==> flow/design.v <==
`timescale 1ns / 1ps
module OV7670_MemController (
    input  logic        clk,
    input  logic        reset,
    input  logic        href,
    input  logic        vsync,
    input  logic [ 7:0] ov7670_data,
    output logic        we,
    output logic [16:0] wAddr,
    output logic [15:0] wData,
    output logic        camera_dp_en,
    output logic        v_finish_camera,
    output logic [ 9:0] x_pixel_camera,
    output logic [ 9:0] y_pixel_camera
);
    logic [15:0] pixel_data;
    logic [ 9:0] h_counter;   
    logic [ 9:0] v_counter;   
    assign wAddr = v_counter * 320 + h_counter[9:1];
    assign wData = pixel_data;
    assign x_pixel_camera = h_counter / 2;
    assign y_pixel_camera = v_counter;
    assign camera_dp_en = ((x_pixel_camera < 320) && (y_pixel_camera < 240));
    always_ff @(posedge clk, posedge reset) begin
        if (reset) begin
            h_counter  <= 0;
            pixel_data <= 0;
            we         <= 1'b0;
        end else begin
            if (href) begin
                h_counter <= h_counter + 1;
                if (h_counter[0] == 0) begin
                    pixel_data[15:8] <= ov7670_data;
                    we               <= 1'b0;
                end else begin
                    pixel_data[7:0] <= ov7670_data;
                    we              <= 1'b1;
                end
            end else begin
                h_counter <= 0;
                we        <= 1'b0;
            end
        end
    end
    always_ff @(posedge clk, posedge reset) begin
        if (reset) begin
            v_counter <= 0;
        end else begin
            if (vsync) begin
                v_counter <= 0;
            end else begin
                if (h_counter == (320 * 2 - 1)) begin
                    v_counter <= v_counter + 1;
                end
            end
        end
    end
    logic v_sync_flag;
    always_ff @(posedge clk or posedge reset) begin
        if (reset) begin
            v_sync_flag <= 0;
            v_finish_camera <= 0;
        end else if (vsync) begin
            if (!v_sync_flag) begin
                v_sync_flag <= 1;
                v_finish_camera <= 1;
            end else begin
                v_finish_camera <= 0;
            end
        end else begin
            v_sync_flag <= 0;
            v_finish_camera <= 0;
        end
    end
endmodule
module negedge_detect (
    input  logic clk,
    input  logic reset,
    input  logic x,
    output logic o_tick
);
    logic tmp_reg;
    always_ff @(posedge clk or posedge reset) begin
        if (reset) begin
            tmp_reg <= 0;
        end else begin
            tmp_reg <= x;
        end
    end
    assign o_tick = (~x) & tmp_reg;
endmodule
`timescale 1ns / 1ps
module rgb_to_hsv (
    input  logic [4:0] r_data,
    input  logic [5:0] g_data,
    input  logic [4:0] b_data,
    output logic [1:0] r_g_decision,     
    output logic [7:0] s_data,
    output logic [7:0] v_data
);
    localparam GREEN_R_MAX_THRESHOLD = 120;
    localparam GREEN_G_MIN_THRESHOLD = 180;
    localparam GREEN_B_MAX_THRESHOLD = 120;
    localparam RED_R_MIN_THRESHOLD = 190;
    localparam RED_G_MAX_THRESHOLD = 100;
    localparam RED_B_MAX_THRESHOLD = 100;
    logic [7:0] r_8b;
    logic [7:0] g_8b;
    logic [7:0] b_8b;
    logic [7:0] max_val;
    logic [7:0] min_val;
    assign r_8b = {r_data, r_data[4:2]};
    assign g_8b = {g_data, g_data[5:4]};
    assign b_8b = {b_data, b_data[4:2]};
    always_comb begin
        if ((g_8b >= GREEN_G_MIN_THRESHOLD) && (r_8b <= GREEN_R_MAX_THRESHOLD) && (b_8b <= GREEN_B_MAX_THRESHOLD)) begin
            r_g_decision = 1;
        end
        else if ((r_8b >= RED_R_MIN_THRESHOLD) && (g_8b <= RED_G_MAX_THRESHOLD) && (b_8b <= RED_B_MAX_THRESHOLD)) begin
            r_g_decision = 0;
        end else begin
            r_g_decision = 2;
        end
    end
    find_max_val U_MAX_VAL (
        .x1 (r_8b),
        .x2 (g_8b),
        .x3 (b_8b),
        .max(max_val)
    );
    find_min_val U_MIN_VAL (
        .x1 (r_8b),
        .x2 (g_8b),
        .x3 (b_8b),
        .min(min_val)
    );
    assign v_data = max_val;
    always_comb begin
        if (!max_val) begin
            s_data = 0;
        end else begin
            s_data = ((max_val - min_val) * 255) / max_val;
        end
    end
endmodule
module find_max_val (
    input  logic [7:0] x1,
    input  logic [7:0] x2,
    input  logic [7:0] x3,
    output logic [7:0] max
);
    logic [7:0] temp_max;
    assign temp_max = (x1 > x2) ? x1 : x2;
    assign max = (temp_max > x3) ? temp_max : x3;
endmodule
module find_min_val (
    input  logic [7:0] x1,
    input  logic [7:0] x2,
    input  logic [7:0] x3,
    output logic [7:0] min
);
    logic [7:0] temp_min;
    assign temp_min = (x1 < x2) ? x1 : x2;
    assign min = (temp_min < x3) ? temp_min : x3;
endmodule
`timescale 1ns / 1ps
module Label_Gen (
    input  logic [7:0] s_data,
    input  logic [7:0] v_data,
    input  logic [1:0] r_g_decision,
    output logic [2:0] label_data
);
    localparam ROAD = 0;
    localparam WALK_ROAD = 1;
    localparam BACKGROUND = 2;
    localparam CAR = 3;
    localparam HUMAN = 4;
    localparam ROAD_V_THRESHOLD = 38;
    localparam ROAD_S_THRESHOLD = 77;
    localparam WALK_V_THRESHOLD = 179;
    localparam WALK_S_THRESHOLD = 51;
    always_comb begin
        if (r_g_decision == 0) begin
            label_data = CAR;
        end 
        else if (r_g_decision == 1) begin
            label_data = HUMAN;
        end 
        else if ((v_data >= WALK_V_THRESHOLD) && (s_data <= WALK_S_THRESHOLD)) begin
            label_data = WALK_ROAD;
        end
        else if((v_data <= ROAD_V_THRESHOLD) && (s_data <= ROAD_S_THRESHOLD)) begin
            label_data = ROAD;
        end 
        else begin
            label_data = BACKGROUND;
        end
    end
endmodule
`timescale 1ns / 1ps
module cam_pixel_labeler (
    input  logic        clk,
    input  logic        reset,
    input  logic        href,
    input  logic        vsync,
    input  logic [ 7:0] ov7670_data,
    output logic        we,
    output logic [16:0] wAddr,
    output logic [ 2:0] label_data,
    output logic        camera_dp_en,
    output logic        v_finish_camera,
    output logic [ 9:0] x_pixel_camera,
    output logic [ 9:0] y_pixel_camera
);
    logic [15:0] ov7670_wData;
    logic [ 1:0] r_g_decision;
    logic [ 7:0] s_data;
    logic [ 7:0] v_data;
    OV7670_MemController U_OV7670_MemController (
        .clk            (clk),
        .reset          (reset),
        .href           (href),
        .vsync          (vsync),
        .ov7670_data    (ov7670_data),
        .we             (we),
        .wAddr          (wAddr),
        .wData          (ov7670_wData),
        .camera_dp_en   (camera_dp_en),
        .v_finish_camera(v_finish_camera),
        .x_pixel_camera (x_pixel_camera),
        .y_pixel_camera (y_pixel_camera)
    );
    rgb_to_hsv U_rgb_to_hsv (
        .r_data      (ov7670_wData[15:11]),
        .g_data      (ov7670_wData[10:5]),
        .b_data      (ov7670_wData[4:0]),
        .s_data      (s_data),
        .v_data      (v_data),
        .r_g_decision(r_g_decision)
    );
    Label_Gen U_Label_Gen (
        .r_g_decision(r_g_decision),
        .s_data      (s_data),
        .v_data      (v_data),
        .label_data  (label_data)
    );
endmodule
* Tool chain data of cam_pixel_labeler
The steps from the RTL of cam_pixel_labeler to its reports follow in flow order.
Lines are those of the file above, counted from 1.
Library cell names are shortened.
Not given: n/a
- Top :: cam_pixel_labeler
- Clock input :: clk
- Standard-cell library :: sky130hd
- Library corner :: tt_025C_1v80

* Elaborated design
Counts by Yosys on the flattened word-level netlist (proc, flatten, opt, wreduce; memories kept). Register bits leave out memories and registers merged into their read ports (data or address). Print and check cells are left out. Cells with the same type and inputs are merged into one.
- Register bits after elaboration :: 39
- Cells after elaboration :: 64
- Output and inout bits :: 43
- Input port bits :: 12
- Reductions and logical operators :: 12
- Add/sub/neg operators :: 4
- Equality and inequality tests :: 2
- Bitwise operators :: 1
- Muxes and demuxes :: 19
- $lt $le $gt $ge :: 16
- Div/mod/pow operators :: 1
- Multipliers :: 2
** Operator list (number)
- 32-bit by 8-bit divider with 32-bit output :: 1
- 32-bit by 8-bit multiplier with 32-bit output with constant B :: 1
- 8-bit by 7-bit <= comparator with 1-bit output with constant B :: 5
- 8-bit 2-to-1 mux :: 5
- 10-bit by 3-bit multiplier with 11-bit output with constant B :: 1
- 10-bit 2-to-1 mux :: 3
- 8-bit greater-or-equal comparator with constant B :: 3
- 10-bit by 1-bit adder with 10-bit output with constant B :: 2
- 17-bit by 9-bit adder with 17-bit output :: 1
- 8-bit by 6-bit <= comparator with 1-bit output with constant B :: 2
- 8-bit > comparator :: 2
- 8-bit less-than comparator :: 2
- 10-bit == test with constant B :: 1
- 10-bit by 8-bit less-than comparator with 1-bit output with constant B :: 1
- 8-bit by 8-bit subtractor with 9-bit output :: 1
- 9-bit less-than comparator with constant B :: 1
- 3-bit 2-to-1 mux :: 3
- 8-bit logical NOT :: 1
- 1-bit logical AND :: 7
- 2-bit 2-to-1 mux :: 3
- 1-bit 2-to-1 mux :: 5
- 2-bit AND reduction :: 2
- 2-bit by 1-bit == test with 1-bit output with constant B :: 1
- 2-bit logical NOT :: 1
- 2-bit nonzero test :: 1
- 1-bit inverter :: 1

* Depth
Longest topological path by Yosys (ltp), each cell counted once; first at word level (registers and memories cut), then after technology mapping (sequential cells cut; the memories' decode and read muxes count).
- Word-level depth :: 14
- ABC_AREA :: 0
- Gate-level depth with buffers :: 478
- Depth with buffers taken out :: 448

* Synthesis result
Yosys stat after the flow's synthesis: flattened, memories mapped to cells. It holds for the ABC_AREA given above (unset counts as 0); a run with the other value may have another netlist.
The area totals of this step are shown rounded.
- Sequential area :: 976 um2
- Cell count :: 3185
- Flip-flop cells :: 39
- Cell area after synthesis :: 24000 um2
- Buffers :: 96
** Cell types
- ha_1 :: number 301, area in all 3.77E+03 um2
- o21a_1 :: number 154, area in all 1.16E+03 um2
- xnor2_1 :: number 130, area in all 1.14E+03 um2
- a21oi_1 :: number 207, area in all 1.04E+03 um2
- nand2_1 :: number 277, area in all 1.04E+03 um2
- dfrtp_1 :: number 39, area in all 975.936 um2
- nor2_1 :: number 248, area in all 930.893 um2
- nor3_1 :: number 183, area in all 915.878 um2
- xor2_1 :: number 72, area in all 630.605 um2
- fa_1 :: number 31, area in all 620.595 um2
- o21ai_0 :: number 114, area in all 570.547 um2
- o31ai_1 :: number 75, area in all 563.04 um2
- inv_1 :: number 149, area in all 559.286 um2
- mux2_2 :: number 48, area in all 540.518 um2
- mux2i_1 :: number 47, area in all 470.451 um2
- nand3_1 :: number 81, area in all 405.389 um2
- a21o_1 :: number 48, area in all 360.346 um2
- nand4_1 :: number 45, area in all 281.52 um2
Not listed: further types 156, cells in them 936.
By module: a second synthesis without flattening, with its own total; a netlist apart from the flattened one above.
- Cell total of the unflattened synthesis :: 3569
- Area (unflattened synthesis) :: 25500 um2
Rows give one instance, submodules left out.
** Modules
- rgb_to_hsv :: cells 3173, area 21800 um2, instances 1, seq. area 0.0 um2
- OV7670_MemController :: cells 213, area 2340 um2, instances 1, seq. area 976 um2
- find_max_val :: cells 98, area 688 um2, instances 1, seq. area 0.0 um2
- find_min_val :: cells 71, area 571 um2, instances 1, seq. area 0.0 um2
- Label_Gen :: cells 14, area 93.8 um2, instances 1, seq. area 0.0 um2
- cam_pixel_labeler :: cells 0, area 0.0 um2, instances 1, seq. area 0.0 um2

* Worst setup path after synthesis
OpenSTA on the mapped netlist: ideal clock, no wires. The path of least setup slack (recovery checks aside). Input and output delay are each 20% of the period. Register names are those of the netlist, which keeps one name where synthesis merged equal registers.
- Path type :: register to output
- Start point :: register U_OV7670_MemController.pixel_data[6]
- End point :: output label_data[1]
- Required time :: 120.000 ns
- Arrival time :: 87.373 ns
- Driving pins on the path :: 457
- Path buffers :: 33
- Period :: 150.0 ns
- Launch time at the first pin :: 0.000 ns
- External output delay :: 30.000 ns
- Path slack :: 32.627 ns
- Delay of the path :: 87.373 ns
- Period reached after synthesis :: 117.373 ns
"delay of the path" = arrival - input delay + setup time.
A path that ends at an output port has no setup time.
"driving pins on the path": output pins that drive a net of the path, with the launching flip-flop's if there is one; two outputs of one cell count as two.
"period reached after synthesis" = period - worst setup slack (recovery checks aside). The figure is calculated, with input and output delays left at 20% of the set period.
The rows between start and end are the longest chain of elaborated cells between them; the timing report does not say that the signal goes this way. Where chains are equally long, one stands for them.
Each line given opens the expression or statement behind the cell; cells for indexed reads and writes are added by Yosys, which also makes memories of some case tables.
- Cells stage by stage :: dfrtp_1 > inv_1 > ha_1 > and4_1 > nand2b_1 > a21o_1 > buf_4 > a21o_1 > and2_1 > ha_1 > nand2_1 > nor3_1 > a31oi_4 > and2_4 > buf_12 > a21oi_1 > inv_1 > ha_1 > [... 421 more ...] > and3_2 > buf_4 > nand2_1 > o31ai_1 > ha_1 > o21a_1 > o21ai_0 > nand2b_1 > a21o_1 > a21o_1 > a21o_1 > a21oi_1 > nand2_1 > nor4_1 > nand4_1 > nor2_1 > o211ai_4 > a21o_1
- Length of the longest elaborated chain :: 14
- Elaborated cells between the ends (all ways) :: 33
- Source lines of those cells :: 12
- Classes of those cells :: add/sub (1); mul (1); div (1); compare (10); eq/ne (1); mux (11); reduce/logical (8)
** Ends and longest elaborated chain, after synthesis
- start, declared :: line 16 : logic [15:0] pixel_data;
- start, assigned :: line 27 : pixel_data <= 0;
- start, assigned :: line 36 : pixel_data[7:0] <= ov7670_data;
- 8-bit > comparator :: line 153 : assign temp_max = (x1 > x2) ? x1 : x2;
- 8-bit 2-to-1 mux :: line 153
- 8-bit > comparator :: line 154 : assign max = (temp_max > x3) ? temp_max : x3;
- 8-bit 2-to-1 mux :: line 154
- 8-bit by 8-bit subtractor with 9-bit output :: line 142 : s_data = ((max_val - min_val) * 255) / max_val;
- 32-bit by 8-bit multiplier with 32-bit output :: line 142
- 32-bit by 8-bit divider with 32-bit output :: line 142
- 8-bit 2-to-1 mux :: line 139 : if (!max_val) begin
- 8-bit by 7-bit <= comparator with 1-bit output :: line 192 : else if((v_data <= ROAD_V_THRESHOLD) && (s_data <= ROAD_S_THRESHOLD)) begin
- 1-bit logical AND :: line 192
- 2-bit 2-to-1 mux :: line 192
- 3-bit 2-to-1 mux :: line 189 : else if ((v_data >= WALK_V_THRESHOLD) && (s_data <= WALK_S_THRESHOLD)) begin
- 3-bit 2-to-1 mux :: line 186 : else if (r_g_decision == 1) begin
- 3-bit 2-to-1 mux :: line 183 : if (r_g_decision == 0) begin
- end, declared :: line 209 : output logic [ 2:0] label_data,

* Timing after layout
From the final timing report of job 1: the path of least setup slack in the routed layout; clock arrival at registers is part of the times.
- Path type :: register to output
- Start point :: register U_OV7670_MemController.pixel_data[10]
- End point :: output label_data[1]
- Driving pins on the path :: 439
- Path slack :: 4.78 ns
- Period :: 110.0 ns
- Path buffers :: 14
- Required time :: 88.00 ns
- Arrival time :: 83.22 ns
- External output delay :: 22.00 ns
- Launch time at the first pin :: 0.28 ns
The rows between start and end are the longest chain of elaborated cells between them; the timing report does not say that the signal goes this way. Where chains are equally long, one stands for them.
- Cells stage by stage :: dfrtp_2 > inv_1 > ha_1 > nor2b_1 > o211ai_2 > a21boi_4 > or2_4 > mux2_4 > ha_1 > nand4_1 > a21oi_2 > nand2_1 > o31ai_4 > buf_6 > a21o_1 > ha_2 > inv_1 > a221oi_1 > [... 403 more ...] > nand3_4 > a21oi_1 > ha_1 > o21a_1 > o21a_1 > o21ai_0 > nand2b_1 > a21o_1 > a21o_1 > a21o_1 > a21oi_1 > nand2_1 > nor4_2 > nand4_1 > nor2_2 > o211ai_4 > a21o_4 > dlymetal6s2s_1
- Length of the longest elaborated chain :: 14
- Elaborated cells between the ends (all ways) :: 33
- Source lines of those cells :: 12
- Classes of those cells :: add/sub (1); mul (1); div (1); compare (10); eq/ne (1); mux (11); reduce/logical (8)
** Ends and longest elaborated chain, post-layout
- start, declared :: line 16 : logic [15:0] pixel_data;
- start, assigned :: line 27 : pixel_data <= 0;
- start, assigned :: line 33 : pixel_data[15:8] <= ov7670_data;
- 8-bit > comparator :: line 153 : assign temp_max = (x1 > x2) ? x1 : x2;
- 8-bit 2-to-1 mux :: line 153
- 8-bit > comparator :: line 154 : assign max = (temp_max > x3) ? temp_max : x3;
- 8-bit 2-to-1 mux :: line 154
- 8-bit by 8-bit subtractor with 9-bit output :: line 142 : s_data = ((max_val - min_val) * 255) / max_val;
- 32-bit by 8-bit multiplier with 32-bit output :: line 142
- 32-bit by 8-bit divider with 32-bit output :: line 142
- 8-bit 2-to-1 mux :: line 139 : if (!max_val) begin
- 8-bit by 7-bit <= comparator with 1-bit output :: line 192 : else if((v_data <= ROAD_V_THRESHOLD) && (s_data <= ROAD_S_THRESHOLD)) begin
- 1-bit logical AND :: line 192
- 2-bit 2-to-1 mux :: line 192
- 3-bit 2-to-1 mux :: line 189 : else if ((v_data >= WALK_V_THRESHOLD) && (s_data <= WALK_S_THRESHOLD)) begin
- 3-bit 2-to-1 mux :: line 186 : else if (r_g_decision == 1) begin
- 3-bit 2-to-1 mux :: line 183 : if (r_g_decision == 0) begin
- end, declared :: line 209 : output logic [ 2:0] label_data,

--- measured runs ---
6 stored runs of cam_pixel_labeler in the flow (synthesis by Yosys, layout by OpenROAD, sky130hd cells), in arbitrary order. Constraints: input delay and output delay 20% of the set period each, output load 0.01 pF.
"achieved period" is the run's clock period less its worst setup slack. It is reckoned from that one timing run; input and output delays stay at 20% of the period that was set.
By "critical setup path time" is meant the share of the clock period that the worst setup path is allowed (20% is reserved at inputs, 20% at outputs), minus its slack. Clock arrival times at its registers enter into it.
The measured numbers are rounded.

** Job 1
- Settings :: CORE_UTILIZATION=40; period_ns=110.0; CAP_MARGIN=20; CORE_MARGIN=2; SLEW_MARGIN=20
- Post-route utilization :: 0.467
- Worst setup slack after layout :: 4.78 ns
- Netlist area reported by Yosys :: 24,000 um2
- Std-cell area (final layout) :: 27,600 um2
- Total die area :: 61,900 um2
- Final worst hold slack :: 0.393 ns
- Critical setup path time :: 83.22 ns
- Worst setup path kind :: register to output
- Achieved period :: 105.216 ns

** Job 2
- Settings :: CAP_MARGIN=15; CELL_PAD_IN_SITES_DETAIL_PLACEMENT=1; CORE_MARGIN=2; CORE_UTILIZATION=65; CTS_CLUSTER_SIZE=55; GPL_TIMING_DRIVEN=1; MIN_ROUTING_LAYER=met2; PLACE_DENSITY=0.77; SETUP_SLACK_MARGIN=1.7; SLEW_MARGIN=15; TNS_END_PERCENT=95; period_ns=97.1
- Outcome :: no final report: placement broke off with DPL-0033

** Job 3
- Settings :: CAP_MARGIN=15; CELL_PAD_IN_SITES_DETAIL_PLACEMENT=2; CORE_MARGIN=2; CORE_UTILIZATION=65; CTS_CLUSTER_SIZE=55; GPL_TIMING_DRIVEN=1; MIN_ROUTING_LAYER=met2; PLACE_DENSITY=0.77; SETUP_SLACK_MARGIN=1.7; SLEW_MARGIN=5; TNS_END_PERCENT=95; period_ns=97.1
- Outcome :: no final report: placement broke off with DPL-0033

** Job 4
- Settings :: CORE_ASPECT_RATIO=1.33; CORE_UTILIZATION=56; CTS_CLUSTER_DIAMETER=212; CTS_CLUSTER_SIZE=72; MAX_ROUTING_LAYER=met4; period_ns=150.0; CAP_MARGIN=20; CORE_MARGIN=2; SLEW_MARGIN=20
- Final worst hold slack :: 0.398 ns
- Std-cell area (final layout) :: 24,800 um2
- Post-route utilization :: 0.586
- Worst setup slack after layout :: 18.8 ns
- Netlist area reported by Yosys :: 24,000 um2
- Achieved period :: 131.173 ns
- Critical setup path time :: 101.17 ns
- Worst setup path kind :: register to output
- Total die area :: 44,500 um2

** Job 5
- Settings :: CORE_ASPECT_RATIO=1.33; CORE_UTILIZATION=21; CTS_CLUSTER_DIAMETER=212; CTS_CLUSTER_SIZE=85; MAX_ROUTING_LAYER=met4; MIN_ROUTING_LAYER=met2; PLACE_DENSITY_LB_ADDON=0.21; SETUP_SLACK_MARGIN=5.0; period_ns=97.5; CAP_MARGIN=20; CORE_MARGIN=2; SLEW_MARGIN=20
- Post-route utilization :: 0.282
- Total die area :: 117,000 um2
- Netlist area reported by Yosys :: 24,000 um2
- Worst setup slack after layout :: -0.426 ns
- Std-cell area (final layout) :: 32,100 um2
- Achieved period :: 97.926 ns
- Final worst hold slack :: 0.396 ns
- Critical setup path time :: 78.43 ns
- Worst setup path kind :: register to output

** Job 6
- Settings :: CAP_MARGIN=30; CELL_PAD_IN_SITES_DETAIL_PLACEMENT=2; CORE_MARGIN=3; CORE_UTILIZATION=65; CTS_CLUSTER_SIZE=55; GPL_TIMING_DRIVEN=1; PLACE_DENSITY=0.77; SLEW_MARGIN=5; TNS_END_PERCENT=95; period_ns=130.0
- Outcome :: no final report: placement broke off with DPL-0033
--- end ---
